==> flow/design.v <==
module top #(parameter WIDTH = 32)
(
	input				   clk,
	input				   rst,
	input 				   div_ready,
	input 				   div_datavalid_i,
	input 	   [WIDTH-1:0] div_dividend_i,
	input 	   [WIDTH-1:0] div_divisor_i,
	output reg 		 	   div_doing_o,
	output reg 		 	   div_qrvalid_o,
	output reg [WIDTH-1:0] div_quotient_o,
	output reg [WIDTH-1:0] div_remainder_o
);
reg [2*WIDTH  :0] div_remainder_r 	[WIDTH-1:0];
reg [2*WIDTH-1:0] div_divisor_r   	[WIDTH-1:0];
reg [  WIDTH-1:0] div_quotient_r  	[WIDTH-1:0];
reg               div_data_valid_r 	[WIDTH-1:0];
reg 		 	  div_qrvalid_r;
reg [WIDTH-1:0]   div_quotiento_r;
reg [WIDTH-1:0]   div_remaindero_r;
always @(posedge clk) begin
    if (rst) begin
    	div_doing_o <= 1'b0;
    end
    else if (div_qrvalid_o) begin
      	div_doing_o <= 1'b0;
    end
    else if(div_datavalid_i) begin
      	div_doing_o <= 1'b1;
    end
end
always @(posedge clk ) begin
	if (rst) begin
    	div_quotient_o 	<= 1'b0;
		div_remainder_o	<= 0;
		div_qrvalid_o	<=0;
    end
	else if (div_ready)begin
		div_quotient_o 	<= 1'b0;
		div_remainder_o	<= 0;
		div_qrvalid_o	<=0;
	end
	else if(div_qrvalid_r)begin
		div_quotient_o 	<= div_quotiento_r;
		div_remainder_o	<= div_remaindero_r;
		div_qrvalid_o	<= div_qrvalid_r;
	end
end
genvar div_m_var;
always @ (posedge clk ) begin
	if (rst) begin
		div_remainder_r	[0] <= {2*WIDTH+1{1'b0}};
		div_divisor_r  	[0] <= {2*WIDTH  {1'b0}};
		div_quotient_r 	[0] <= {  WIDTH  {1'b0}};
		div_data_valid_r[0] <=            1'b0  ;
	end else if (div_datavalid_i) begin
		if (|div_divisor_i) begin 
			div_remainder_r	[0] 	<= (div_dividend_i<<1) - (div_divisor_i<<WIDTH);
			div_divisor_r  	[0] 	<= div_divisor_i<<WIDTH;
			div_quotient_r 	[0] 	<= {  WIDTH  {1'b0}};
			div_data_valid_r[0] 	<=            1'b1  ;
		end else begin
			div_remainder_r	[0] 	<= {2*WIDTH+1{1'b0}};
			div_divisor_r  	[0] 	<= {2*WIDTH  {1'b0}};
			div_quotient_r 	[0] 	<= {  WIDTH  {1'b0}};
			div_data_valid_r[0] 	<=            1'b0  ;
		end
	end else begin
		div_remainder_r	[0]		<= {2*WIDTH+1{1'b0}};
		div_divisor_r  	[0]		<= {2*WIDTH  {1'b0}};
		div_quotient_r 	[0]		<= {  WIDTH  {1'b0}};
		div_data_valid_r[0]		<=            1'b0  ;
	end
end
generate
for (div_m_var=1;div_m_var<WIDTH;div_m_var=div_m_var+1) begin: calculate_cycle
	always @ (posedge clk ) begin
		if (rst) begin
			div_remainder_r[div_m_var] 	<= {2*WIDTH+1{1'b0}};
			div_divisor_r  [div_m_var] 	<= {2*WIDTH  {1'b0}};
			div_quotient_r [div_m_var] 	<= {  WIDTH  {1'b0}};
			div_data_valid_r[div_m_var] <=            1'b0  ;
		end else if (div_data_valid_r[div_m_var-1]) begin
			if (div_remainder_r[div_m_var-1][2*WIDTH]) begin 
				div_remainder_r[div_m_var] <= ((div_remainder_r[div_m_var-1]+div_divisor_r[div_m_var-1])<<1) - div_divisor_r[div_m_var-1];
				div_divisor_r  [div_m_var] <= div_divisor_r  [div_m_var-1];
				div_quotient_r [div_m_var] <= div_quotient_r [div_m_var-1]<<1 ;
				div_data_valid_r[div_m_var] <= div_data_valid_r[div_m_var-1];
			end else begin 
				div_remainder_r[div_m_var] <= (div_remainder_r[div_m_var-1]<<1) - div_divisor_r[div_m_var-1];
				div_divisor_r  [div_m_var] <= div_divisor_r  [div_m_var-1];
				div_quotient_r [div_m_var] <= (div_quotient_r [div_m_var-1]<<1) + 1'b1;
				div_data_valid_r[div_m_var] <= div_data_valid_r[div_m_var-1];
			end
		end else begin
			div_remainder_r[div_m_var] <= div_remainder_r[div_m_var-1];
			div_divisor_r  [div_m_var] <= div_divisor_r  [div_m_var-1];
			div_quotient_r [div_m_var] <= div_quotient_r [div_m_var-1];
			div_data_valid_r[div_m_var] <= div_data_valid_r[div_m_var-1];
		end
	end
end
endgenerate
always @ (posedge clk ) begin
	if (rst) begin
		div_remaindero_r <= {WIDTH{1'b0}};
		div_remaindero_r  <= {WIDTH{1'b0}};
		div_qrvalid_r  <=        1'b0  ;
	end else if (div_data_valid_r[WIDTH-1]) begin
		if (div_remainder_r[WIDTH-1][2*WIDTH]) begin
			div_remaindero_r <= (div_remainder_r[WIDTH-1]+div_divisor_r[WIDTH-1])>>WIDTH;
			div_quotiento_r  <= div_quotient_r [WIDTH-1]<<1;
			div_qrvalid_r  <= div_data_valid_r[WIDTH-1];
		end else begin
			div_remaindero_r <= div_remainder_r[WIDTH-1]>>WIDTH;
			div_quotiento_r  <= (div_quotient_r [WIDTH-1]<<1) + 1'b1;
			div_qrvalid_r  <= div_data_valid_r[WIDTH-1];
		end
	end else begin
			div_qrvalid_r  <= div_data_valid_r[WIDTH-1];
	end
end
endmodule
* From RTL to reports: top
Tool output for the design above, in the order of the flow.
Lines are those of the file above, counted from 1.
Operators carry their Yosys type and port widths (W data, S select, Z words).
Library cell names are shortened.
A cell with n/a has no value.
- Top module :: top
- Clock port :: clk
- Standard-cell library :: sky130hd
- Corner :: tt_025C_1v80

* Elaborated design
Counts by Yosys on the flattened word-level netlist (proc, flatten, opt, wreduce). Print and check cells are left out. Cells with the same type and inputs are merged into one.
- Bits in registers :: 4198
- Input bits :: 68
- Output and inout bits :: 66
- Elaborated cells :: 398
- Add/sub/neg operators :: 126
- Muxes and demuxes :: 126
- Bitwise operators :: 4
- Reductions and logical operators :: 7
** Operators with widths (count)
- $sub A65 B64 Y65 :: 62
- $mux W65 :: 62
- $add A64 B64 Y64 :: 32
- $mux W31 :: 58
- $add A31 B1 Y31 const B :: 29
- $sub A33 B64 Y65 :: 1
- $mux W32 :: 2
- $add A32 B1 Y32 const B :: 1
- $reduce_or A32 Y1 :: 1
- $reduce_or A2 Y1 :: 4
- $mux W3 :: 2
- $not A1 Y1 :: 4
- $add A2 B1 Y3 const B :: 1
- $reduce_or A3 Y1 :: 1
- $reduce_and A2 Y1 :: 1
- $mux W1 :: 2

* Longest topological paths
Longest topological path by Yosys (ltp), each cell counted once; first at word level (registers and memories cut), then after technology mapping (sequential cells cut; the memories' decode and read muxes count).
- Depth in word-level cells :: 4
- ABC_AREA :: 0
- Depth in mapped cells :: 29
- Depth with buffers taken out :: 28

* After synthesis
Source: synth_stat.txt of the flow (Yosys; design flattened, memories mapped). It holds for the ABC_AREA given above (unset counts as 0); a run with the other value may have another netlist.
The area totals of this step are shown rounded.
** Cell types
- dfxtp_1 :: count 3203, total area 6.41E+04 um^2
- ha_1 :: count 1986, total area 2.48E+04 um^2
- mux2i_1 :: count 1671, total area 1.67E+04 um^2
- nor2_1 :: count 3878, total area 1.46E+04 um^2
- xnor2_1 :: count 1128, total area 9.88E+03 um^2
- mux2_2 :: count 773, total area 8.7E+03 um^2
- a21oi_1 :: count 1694, total area 8.48E+03 um^2
- a21o_1 :: count 1041, total area 7.81E+03 um^2
- inv_1 :: count 1641, total area 6.16E+03 um^2
- xor2_1 :: count 511, total area 4.48E+03 um^2
- o21ai_0 :: count 808, total area 4.04E+03 um^2
- nand2_1 :: count 1012, total area 3.8E+03 um^2
- clkbuf_1 :: count 708, total area 2.66E+03 um^2
- nor2b_1 :: count 325, total area 2033.2 um^2
- a211oi_1 :: count 259, total area 1.94E+03 um^2
- o21bai_1 :: count 257, total area 1929.35 um^2
- nand3_1 :: count 349, total area 1.75E+03 um^2
- nand2b_1 :: count 276, total area 1.73E+03 um^2
Other cell types: 82; their cells: 3008.
- Cells in the netlist :: 24528
- Chip area (Yosys) :: 210000 um^2
- Area of sequential cells :: 65000 um^2
- Mapped flip-flops :: 3235
- Buffer cells :: 851

* Worst setup path after synthesis
OpenSTA on the mapped netlist: ideal clock, no wires. The path of least setup slack (recovery checks aside). Input and output delay are each 20% of the period. Register names are those of the netlist, which keeps one name where synthesis merged equal registers.
- Kind :: reg2reg
- Start :: register div_remainder_r[1][32]
- End :: register div_remainder_r[2][64]
- Period :: 7500 ps
- Setup time :: 120 ps
- Time at the first pin :: 0 ps
- Arrival :: 5403 ps
- Required time :: 7380 ps
- Slack :: 1978 ps
- Delay of the path :: 5523 ps
- Stages :: 26
- Buffers on the path :: 0
- Synthesis period reached :: 5522 ps
"delay of the path" = arrival - input delay + setup time.
"stages": output pins that drive a net of the path, with the launching flip-flop's if there is one; two outputs of one cell count as two.
"synthesis period reached" = period - worst setup slack (recovery checks aside). The figure is calculated, with input and output delays left at 20% of the set period.
The rows between start and end are the longest chain of elaborated cells between them; the timing report does not say that the signal goes this way. Where chains are equally long, one stands for them.
Each line given opens the expression or statement behind the cell; cells for indexed reads and writes are added by Yosys, which also makes memories of some case tables.
A register here has more assigning lines than the two given.
- Cell sequence :: dfxtp_1 ha_1 inv_1 fa_1 nor2b_1 o21a_1 o21ai_0 a31oi_1 a31oi_1 o31a_1 a2bb2oi_1 a21oi_1 a31oi_1 o21ai_0 xnor2_1 mux2_2 ha_1 and4_1 and2_1 o21ai_0 o21ai_1 or4b_1 a31oi_1 xnor2_1 and3_1 o31a_1
- Cells in the longest elaborated chain :: 4
- Elaborated cells between the ends (all ways) :: 5
- RTL lines with such cells :: 4
- Classes of those cells :: add/sub (3); mux (2)
** RTL lines, path post-synthesis
- from (decl) :: line 14 : reg [2*WIDTH :0] div_remainder_r [WIDTH-1:0];
- from (assign) :: line 85 : div_remainder_r[div_m_var] <= ((div_remainder_r[div_m_var-1]+div_divisor_r[div_m_var-1])<<1) - div_divisor_r[d ...
- from (assign) :: line 90 : div_remainder_r[div_m_var] <= (div_remainder_r[div_m_var-1]<<1) - div_divisor_r[div_m_var-1];
- $add A64 B64 Y64 :: line 85
- $sub A65 B64 Y65 :: line 85
- $mux W65 :: line 84 : if (div_remainder_r[div_m_var-1][2*WIDTH]) begin
- $mux W65 :: line 83 : end else if (div_data_valid_r[div_m_var-1]) begin
- to (assign) :: line 85
- to (assign) :: line 90
- to (decl) :: line 14

* Worst path after layout
From the final timing report of stored run 1: the path of least setup slack in the routed layout; clock arrival at registers is part of the times.
The path's times are printed in steps of 10 ps; the period is the one set.
- Kind :: reg2reg
- Start :: register div_divisor_r[1][32]
- End :: register div_remainder_r[2][64]
- Period :: 7500 ps
- Setup time :: 110 ps
- Time at the first pin :: 1010 ps
- Arrival :: 7420 ps
- Required time :: 8400 ps
- Slack :: 980 ps
- Stages :: 26
- Buffers on the path :: 0
The rows between start and end are the longest chain of elaborated cells between them; the timing report does not say that the signal goes this way. Where chains are equally long, one stands for them.
A register here has more assigning lines than the two given.
- Cell sequence :: dfxtp_1 ha_1 inv_1 fa_1 nor2b_1 o21a_1 o21ai_0 a31oi_1 a31oi_1 o31a_1 a2bb2oi_1 a21oi_1 a31oi_1 o21ai_0 xnor2_1 mux2_2 ha_1 and4_1 and2_1 o21ai_0 o21ai_1 or4b_1 a31oi_1 xnor2_1 and3_1 o31a_1
- Cells in the longest elaborated chain :: 4
- Elaborated cells between the ends (all ways) :: 5
- RTL lines with such cells :: 4
- Classes of those cells :: add/sub (3); mux (2)
** RTL lines, path after layout
- from (decl) :: line 15 : reg [2*WIDTH-1:0] div_divisor_r [WIDTH-1:0];
- from (assign) :: line 86 : div_divisor_r [div_m_var] <= div_divisor_r [div_m_var-1];
- from (assign) :: line 91 : div_divisor_r [div_m_var] <= div_divisor_r [div_m_var-1];
- $add A64 B64 Y64 :: line 85 : div_remainder_r[div_m_var] <= ((div_remainder_r[div_m_var-1]+div_divisor_r[div_m_var-1])<<1) - div_divisor_r[d ...
- $sub A65 B64 Y65 :: line 85
- $mux W65 :: line 84 : if (div_remainder_r[div_m_var-1][2*WIDTH]) begin
- $mux W65 :: line 83 : end else if (div_data_valid_r[div_m_var-1]) begin
- to (assign) :: line 85
- to (assign) :: line 90 : div_remainder_r[div_m_var] <= (div_remainder_r[div_m_var-1]<<1) - div_divisor_r[div_m_var-1];
- to (decl) :: line 14 : reg [2*WIDTH :0] div_remainder_r [WIDTH-1:0];

## Implementation results

Record of 2 stored runs of the RTL-to-layout flow on top, platform sky130hd. The runs are unordered. Constraints: input delay and output delay 20% of the set period each, output load 0.01 pF.
"achieved period": clock period set for the run, less the worst setup slack. It is reckoned from that one timing run; input and output delays stay at 20% of the period that was set.
"worst setup path time" = time allowed to the worst setup path (clock period - input delay - output delay, where it has them) - its slack; a late launch clock adds to it, a late capture clock takes from it.
"overall power": no workload was simulated; the value follows from the tool's default switching activity.
"worst setup path time" is known to 10 ps.
Results are given in rounded form.

* Stored run 1
** Files
==> flow/run.sh <==
#!/bin/bash
# the make line also repeats the synthesis and layout settings of config.mk as NAME=value (left out here)
make -C /OpenROAD-flow-scripts/flow DESIGN_CONFIG=/design/flow/config.mk WORK_HOME=/design/flow/orfs CLKGATE_MAP_FILE= finish
==> flow/config.mk <==
export PLATFORM = sky130hd
export DESIGN_NAME = top
export DESIGN_NICKNAME = top
export VERILOG_FILES = /design/flow/design.v
export SDC_FILE = /design/flow/constraint.sdc
export NUM_CORES = 4
export LEC_CHECK = 0
export CAP_MARGIN = 20
export CORE_MARGIN = 2
export CORE_UTILIZATION = 40
export HOLD_SLACK_MARGIN = 0.28
export SLEW_MARGIN = 25
export TNS_END_PERCENT = 65
==> flow/constraint.sdc <==
create_clock -name core_clock -period 7.5 [get_ports {clk}]
set_input_delay 1.5000 -clock core_clock [delete_from_list [all_inputs] [get_ports {clk}]]
set_output_delay 1.5000 -clock core_clock [all_outputs]
set_load 0.01 [all_outputs]
** Results
- Utilization after layout :: 0.44
- Worst setup path time :: 6520 ps
- Worst setup path kind :: reg2reg
- Smallest setup slack :: 980 ps
- Achieved period :: 6517 ps
- Overall power :: 40 mW
- Total die area :: 530000 um^2
- Setup total negative slack :: 0 ps
- Worst-case hold slack :: 400 ps
- Standard-cell area after layout :: 230000 um^2
- Cell area after synthesis :: 210000 um^2

* Stored run 2
** Files
==> flow/run.sh <==
#!/bin/bash
# the make line also repeats the synthesis and layout settings of config.mk as NAME=value (left out here)
make -C /OpenROAD-flow-scripts/flow DESIGN_CONFIG=/design/flow/config.mk WORK_HOME=/design/flow/orfs CLKGATE_MAP_FILE= finish
==> flow/config.mk <==
export PLATFORM = sky130hd
export DESIGN_NAME = top
export DESIGN_NICKNAME = top
export VERILOG_FILES = /design/flow/design.v
export SDC_FILE = /design/flow/constraint.sdc
export NUM_CORES = 4
export LEC_CHECK = 0
export ABC_AREA = 1
export CAP_MARGIN = 20
export CELL_PAD_IN_SITES_DETAIL_PLACEMENT = 1
export CORE_ASPECT_RATIO = 1.66
export CORE_MARGIN = 2
export CORE_UTILIZATION = 40
export CTS_CLUSTER_DIAMETER = 47
export GPL_TIMING_DRIVEN = 1
export MAX_ROUTING_LAYER = met5
export PLACE_DENSITY_LB_ADDON = 0.21
export SLEW_MARGIN = 35
==> flow/constraint.sdc <==
create_clock -name core_clock -period 7.5 [get_ports {clk}]
set_input_delay 1.5000 -clock core_clock [delete_from_list [all_inputs] [get_ports {clk}]]
set_output_delay 1.5000 -clock core_clock [all_outputs]
set_load 0.01 [all_outputs]
** Results
- Total die area :: 590000 um^2
- Achieved period :: 5098 ps
- Worst-case hold slack :: 400 ps
- Overall power :: 41 mW
- Worst setup path time :: 5100 ps
- Worst setup path kind :: reg2reg
- Smallest setup slack :: 2400 ps
- Utilization after layout :: 0.44
- Standard-cell area after layout :: 260000 um^2
- Setup total negative slack :: 0 ps
- Cell area after synthesis :: 230000 um^2
